==> flow/design.v <==
module Booth4(
    input   wire    [63:0]  A,
    input   wire    [2:0]   B_pp,
    output  reg     [64:0]  PP,
    output  wire    E,
    output  wire    S
);
    assign E = ((B_pp == 3'b000) || (A[63] == B_pp[2])) && (B_pp != 3'b111);
    assign S = B_pp[2];
    always @ (*) begin
        case (B_pp)
            3'b000: PP = 65'b0;
            3'b001: PP = {A[63], A};
            3'b010: PP = {A[63], A};
            3'b011: PP = {A, 1'b0};
            3'b100: PP = ~{A, 1'b0};
            3'b101: PP = ~{A[63], A};
            3'b110: PP = ~{A[63], A};
            3'b111: PP = ~65'b0;
        endcase
    end
endmodule
module booth_mul64(
    input   wire    clk,
    input   wire    nrst,
    input   wire    [63:0]  A,
    input   wire    [63:0]  B,
    output  reg     [127:0] P,
    input   wire    start,
    output  wire    ready
);
    localparam S_IDLE = 2'b00;
    localparam S_LOAD = 2'b01;
    localparam S_BUSY = 2'b10;
    localparam S_FINISH = 2'b11;
    reg [1:0] STATE;
    reg [1:0] next_state;
    reg [5:0] count;
    assign ready = (STATE == S_IDLE);
    reg [63:0] A_buf;
    reg [64:0] B_buf;
    reg [67:0] P_cur;
    reg [63:0] P_sft;
    reg [63:0] Ss;
    wire [64:0] PP;
    wire E, S;
    Booth4 enc(A_buf, B_buf[2:0], PP, E, S);
    always @ (*) begin
        next_state = STATE;
        if (STATE == S_IDLE && start == 1'b1)
            next_state = S_LOAD;
        if (STATE == S_LOAD)
            next_state = S_BUSY;
        if (STATE == S_BUSY && count == 6'd31)
            next_state = S_FINISH;
        if (STATE == S_FINISH)
            next_state = S_IDLE;
    end
    always @ (posedge clk or negedge nrst) begin
        if (~nrst) begin
            STATE <= S_IDLE;
        end
        else begin
            STATE <= next_state;
        end
    end
    always @ (posedge clk or negedge nrst) begin
        if (~nrst) begin
            count <= 6'd0;
        end
        else begin
            if (STATE == S_BUSY)
                count <= count + 1;
            else
                count <= 6'd0;
        end
    end
    always @ (posedge clk or negedge nrst) begin
        if (~nrst) begin
            A_buf <= 64'd0;
            B_buf <= 64'd0;
        end
        else begin
            if (next_state == S_LOAD) begin
                A_buf <= A;
                B_buf <= {B, 1'b0};
            end
            else if (STATE == S_BUSY) begin
                B_buf <= B_buf >> 2;
            end
        end
    end
    always @ (posedge clk or negedge nrst) begin
        if (~nrst) begin
            P_cur <= 68'd0;
            P_sft <= 64'd0;
        end
        else begin
            if (STATE == S_BUSY) begin
                if (count == 6'd0)
                    {P_cur, P_sft} <= {(P_cur + {E, ~E, ~E, PP}), P_sft} >> 2;
                else
                    {P_cur, P_sft} <= {(P_cur + {1'b1, E, PP}), P_sft} >> 2;
            end
            else begin
                P_cur <= 68'd0;
                P_sft <= 64'd0;
            end
        end
    end
    always @ (posedge clk or negedge nrst) begin
        if (~nrst) begin
            Ss <= 64'b0;
        end
        else begin
            if (STATE == S_BUSY) begin
                Ss <= {1'b0, S, Ss[63:2]};
            end
            else begin
                Ss <= 64'd0;
            end
        end
    end
    always @ (posedge clk or negedge nrst) begin
        if (~nrst) begin
            P <= 128'd0;
        end
        else begin
            if (STATE == S_FINISH) begin
                P <= {P_cur[63:0], P_sft} + Ss;
            end
            else if (next_state == S_LOAD) begin
                P <= 128'd0;
            end
        end
    end
endmodule
# Reports on booth_mul64
# The steps from the RTL of booth_mul64 to its reports follow in flow order.
# Line numbers count from 1 in the design file above.
# Operators carry their Yosys type and port widths (W data, S select, Z words).
# Library cell names are shortened.
# The mark -- stands for no value.
[design]
top = "booth_mul64"
clock = "clk"
lib = "sky130hd"
lib_corner = "tt_025C_1v80"

# After elaboration
# Counts by Yosys on the flattened word-level netlist (proc, flatten, opt, wreduce; memories kept). Register bits leave out memories and registers merged into their read ports (data or address). Print and check cells are left out. Cells with the same type and inputs are merged into one.
[classes]
add_sub_neg = 4
eq_ne = 14
muxes = 15
n_logic = 3
reduce_logical = 11
[ops]
columns = ["operator", "count"]
rows = [
  ["$pmux W65 S6", 1],
  ["$mux W128", 2],
  ["$mux W66", 2],
  ["$not A65 Y65", 2],
  ["$mux W65", 2],
  ["$add A128 B63 Y128", 1],
  ["$mux W64", 2],
  ["$add A66 B67 Y68", 1],
  ["$add A66 B68 Y68", 1],
  ["$mux W63", 1],
  ["$eq A3 B3 Y1 const B", 4],
  ["$mux W2", 4],
  ["$eq A3 B2 Y1 const B", 2],
  ["$add A6 B1 Y6 const B", 1],
  ["$eq A6 B5 Y1 const B", 1],
  ["$logic_not A6 Y1", 1],
  ["$mux W6", 1],
  ["$eq A2 B1 Y1 const B", 2],
  ["$eq A2 B2 Y1 const B", 2],
  ["$reduce_bool A2 Y1", 2],
  ["$reduce_or A2 Y1", 2],
  ["$logic_and A1 B1 Y1", 3],
  ["$eq A3 B1 Y1 const B", 1],
  ["$ne A3 B3 Y1 const B", 1],
  ["$logic_not A3 Y1", 1],
  ["$logic_not A2 Y1", 1],
  ["$eq A1 B1 Y1", 1],
  ["$logic_or A1 B1 Y1", 1],
  ["$not A1 Y1", 1],
]
[word_totals]
regBits = 458
input_bits = 131

# Longest topological paths
# Yosys ltp: most cells in a row. Word level: on the elaborated netlist, between registers, memories and ports. Mapped: between sequential cells and ports; inverters and the memories' decode and read muxes count.
[depth]
word_depth = 9
ABC_AREA = 0
depth_mapped = 20

# Netlist
# Yosys stat after the flow's synthesis: flattened, memories mapped to cells. It holds for the ABC_AREA given above (unset counts as 0); a run with the other value may have another netlist.
[types]
columns = ["type", "count"]
rows = [
  ["dfrtp_1", 428],
  ["nand2_1", 534],
  ["ha_1", 103],
  ["o21ai_0", 229],
  ["nor2_1", 266],
  ["xnor2_1", 107],
  ["a21oi_1", 165],
  ["and2_1", 116],
  ["xor2_1", 82],
  ["mux2i_1", 66],
  ["clkbuf_1", 159],
  ["a221oi_1", 67],
  ["o22ai_1", 70],
  ["a21o_1", 56],
  ["nand3_1", 57],
  ["a31oi_1", 36],
  ["nand4_1", 33],
  ["and3_1", 30],
]
# Other cell types: 56; their cells: 294.
[mapped]
cells = 2898
synth_area_um2 = 25054.0
flip_flops = 429
buf_cells = 179
# The figures by module come from a second, unflattened synthesis with its own total; it is not the netlist above.
[unflattened]
cells_unflattened = 2871
hier_area_um2 = 25456.9
# Rows give one instance, submodules left out.
[modules]
columns = ["mod", "n_inst", "cells", "mod_area_um2"]
rows = [
  ["booth_mul64", 1, 2552, 23188.5],
  ["Booth4", 1, 319, 2268.4],
]

# Path before layout
# Source: OpenSTA report_checks on the synthesized netlist (no wires, ideal clock, input and output delay 20% of the period each), path of least setup slack; recovery checks are left aside. Register names are those of the netlist, which keeps one name where synthesis merged equal registers.
[synth_timing]
path_kind = "reg2reg"
start = "reg B_buf[1]"
end = "reg P_cur[63]"
clock_period_ns = 6.0
arrival_time_ns = 4.128
required_ns = 5.872
slack_ns = 1.745
delay_ns = 4.256
driving_pins = 19
n_path_buf = 2
synth_period_reached_ns = 4.255
# "delay_ns" = arrival - input delay + setup time.
# "driving_pins" counts driving pins, that of a launching flip-flop among them; a cell with two outputs on the path counts twice.
# "synth_period_reached_ns" is the clock period less the worst setup slack; recovery checks do not enter. This is arithmetic on one report: input and output delays are still those of the set period (20% each).
# The rows between start and end are the longest chain of elaborated cells between them; the timing report does not say that the signal goes this way. Where chains are equally long, one stands for them.
# Each line given opens the expression or statement behind the cell; cells for indexed reads and writes are added by Yosys, which also makes memories of some case tables.
# At most two assigning lines are given for a register; there are more.
[synth_via]
path_cell_list = "dfrtp_1 clkbuf_1 clkbuf_1 o22ai_1 nor2_1 nor2_1 a221oi_1 ha_1 a21oi_1 a2111oi_4 o21ai_2 o21ai_2 a21oi_2 o41a_1 o21a_1 o211ai_2 a31oi_1 o221ai_2 mux2_1"
elab_chain_len = 7
cells_between = 19
cone_classes = "add/sub (2); eq/ne (8); mux (3); logic (1); reduce/logical (5)"
[synth_rtl]
columns = ["element", "line", "text"]
rows = [
  ["from (decl)", 41, "reg [64:0] B_buf;"],
  ["from (assign)", 86, "B_buf <= {B, 1'b0};"],
  ["from (assign)", 89, "B_buf <= B_buf >> 2;"],
  ["$logic_not A3 Y1", 8, "assign E = ((B_pp == 3'b000) || (A[63] == B_pp[2])) && (B_pp != 3'b111);"],
  ["$logic_or A1 B1 Y1", 8, ""],
  ["$logic_and A1 B1 Y1", 8, ""],
  ["$not A1 Y1", 101, "{P_cur, P_sft} <= {(P_cur + {E, ~E, ~E, PP}), P_sft} >> 2;"],
  ["$add A66 B68 Y68", 101, ""],
  ["$mux W66", 100, "if (count == 6'd0)"],
  ["$mux W66", 99, "if (STATE == S_BUSY) begin"],
  ["to (assign)", 95, "P_cur <= 68'd0;"],
  ["to (assign)", 106, "P_cur <= 68'd0;"],
]

# Timing after layout
# From the final timing report of stored run 1: the path of least setup slack in the routed layout; clock arrival at registers is part of the times.
[layout_timing]
path_kind = "reg2reg"
start = "reg B_buf[1]"
end = "reg P_cur[64]"
clock_period_ns = 6.0
arrival_time_ns = 6.18
required_ns = 6.50
slack_ns = 0.32
driving_pins = 20
n_path_buf = 2
# The rows between start and end are the longest chain of elaborated cells between them; the timing report does not say that the signal goes this way. Where chains are equally long, one stands for them.
# At most two assigning lines are given for a register; there are more.
[layout_via]
path_cell_list = "dfrtp_1 nand2_1 clkbuf_2 clkbuf_1 o22ai_1 nor2_1 nor2_1 a221oi_1 ha_1 a21oi_1 nand3b_1 a221oi_1 nor4_1 o31ai_2 a21oi_1 a41o_1 nand2b_1 a31oi_1 and3_1 nor3_1"
elab_chain_len = 7
cells_between = 19
cone_classes = "add/sub (2); eq/ne (8); mux (3); logic (1); reduce/logical (5)"
[layout_rtl]
columns = ["element", "line", "text"]
rows = [
  ["from (decl)", 41, "reg [64:0] B_buf;"],
  ["from (assign)", 86, "B_buf <= {B, 1'b0};"],
  ["from (assign)", 89, "B_buf <= B_buf >> 2;"],
  ["$logic_not A3 Y1", 8, "assign E = ((B_pp == 3'b000) || (A[63] == B_pp[2])) && (B_pp != 3'b111);"],
  ["$logic_or A1 B1 Y1", 8, ""],
  ["$logic_and A1 B1 Y1", 8, ""],
  ["$not A1 Y1", 101, "{P_cur, P_sft} <= {(P_cur + {E, ~E, ~E, PP}), P_sft} >> 2;"],
  ["$add A66 B68 Y68", 101, ""],
  ["$mux W66", 100, "if (count == 6'd0)"],
  ["$mux W66", 99, "if (STATE == S_BUSY) begin"],
  ["to (assign)", 95, "P_cur <= 68'd0;"],
  ["to (assign)", 106, "P_cur <= 68'd0;"],
]

# Measured data: module booth_mul64, platform sky130hd, 2 stored runs of the flow under differing settings, order arbitrary. Input and output delays are each 20% of the period that was set; the output load is 0.01 pF.
# "period_less_ws_ns": clock period set for the run, less the worst setup slack. It is reckoned from that one timing run; input and output delays stay at 20% of the period that was set.
# By "worst_path_time_ns" is meant the share of the clock period that the worst setup path is allowed (20% is reserved at inputs, 20% at outputs), minus its slack. Clock arrival times at its registers enter into it.
# "totalPower_mw": no workload was simulated; the value follows from the tool's default switching activity.

[[run]]
name = "stored run 1"
[run.settings]
ABC_AREA = 0
CAP_MARGIN = 25
CELL_PAD_IN_SITES_DETAIL_PLACEMENT = 1
CORE_ASPECT_RATIO = 0.77
CORE_UTILIZATION = 43
CTS_CLUSTER_DIAMETER = 335
GPL_TIMING_DRIVEN = 0
MIN_ROUTING_LAYER = "met1"
SLEW_MARGIN = 35
period_ns = 6.0
CORE_MARGIN = 2
[run.results]
fin_util_frac = 0.529
final_cell_area_um2 = 30454.2
design_die_area_um2 = 60228.3
period_less_ws_ns = 5.681
fin_tns_ns = 0.000
totalPower_mw = 15.040
fin_ws_ns = 0.319
yosys_chip_area_um2 = 25054.0
worst_path_time_ns = 5.68
worst_setup_path_type = "reg2reg"

[[run]]
name = "stored run 2"
[run.settings]
ABC_AREA = 0
CELL_PAD_IN_SITES_DETAIL_PLACEMENT = 0
CELL_PAD_IN_SITES_GLOBAL_PLACEMENT = 3
CORE_UTILIZATION = 70
CTS_CLUSTER_DIAMETER = 292
CTS_CLUSTER_SIZE = 71
GPL_TIMING_DRIVEN = 0
PLACE_DENSITY_LB_ADDON = 0.08
SETUP_SLACK_MARGIN = 0.53
TNS_END_PERCENT = 25
period_ns = 3.47
CAP_MARGIN = 20
CORE_MARGIN = 2
SLEW_MARGIN = 20
[run.results]
outcome = "no final report: placement broke off with FLW-0024"
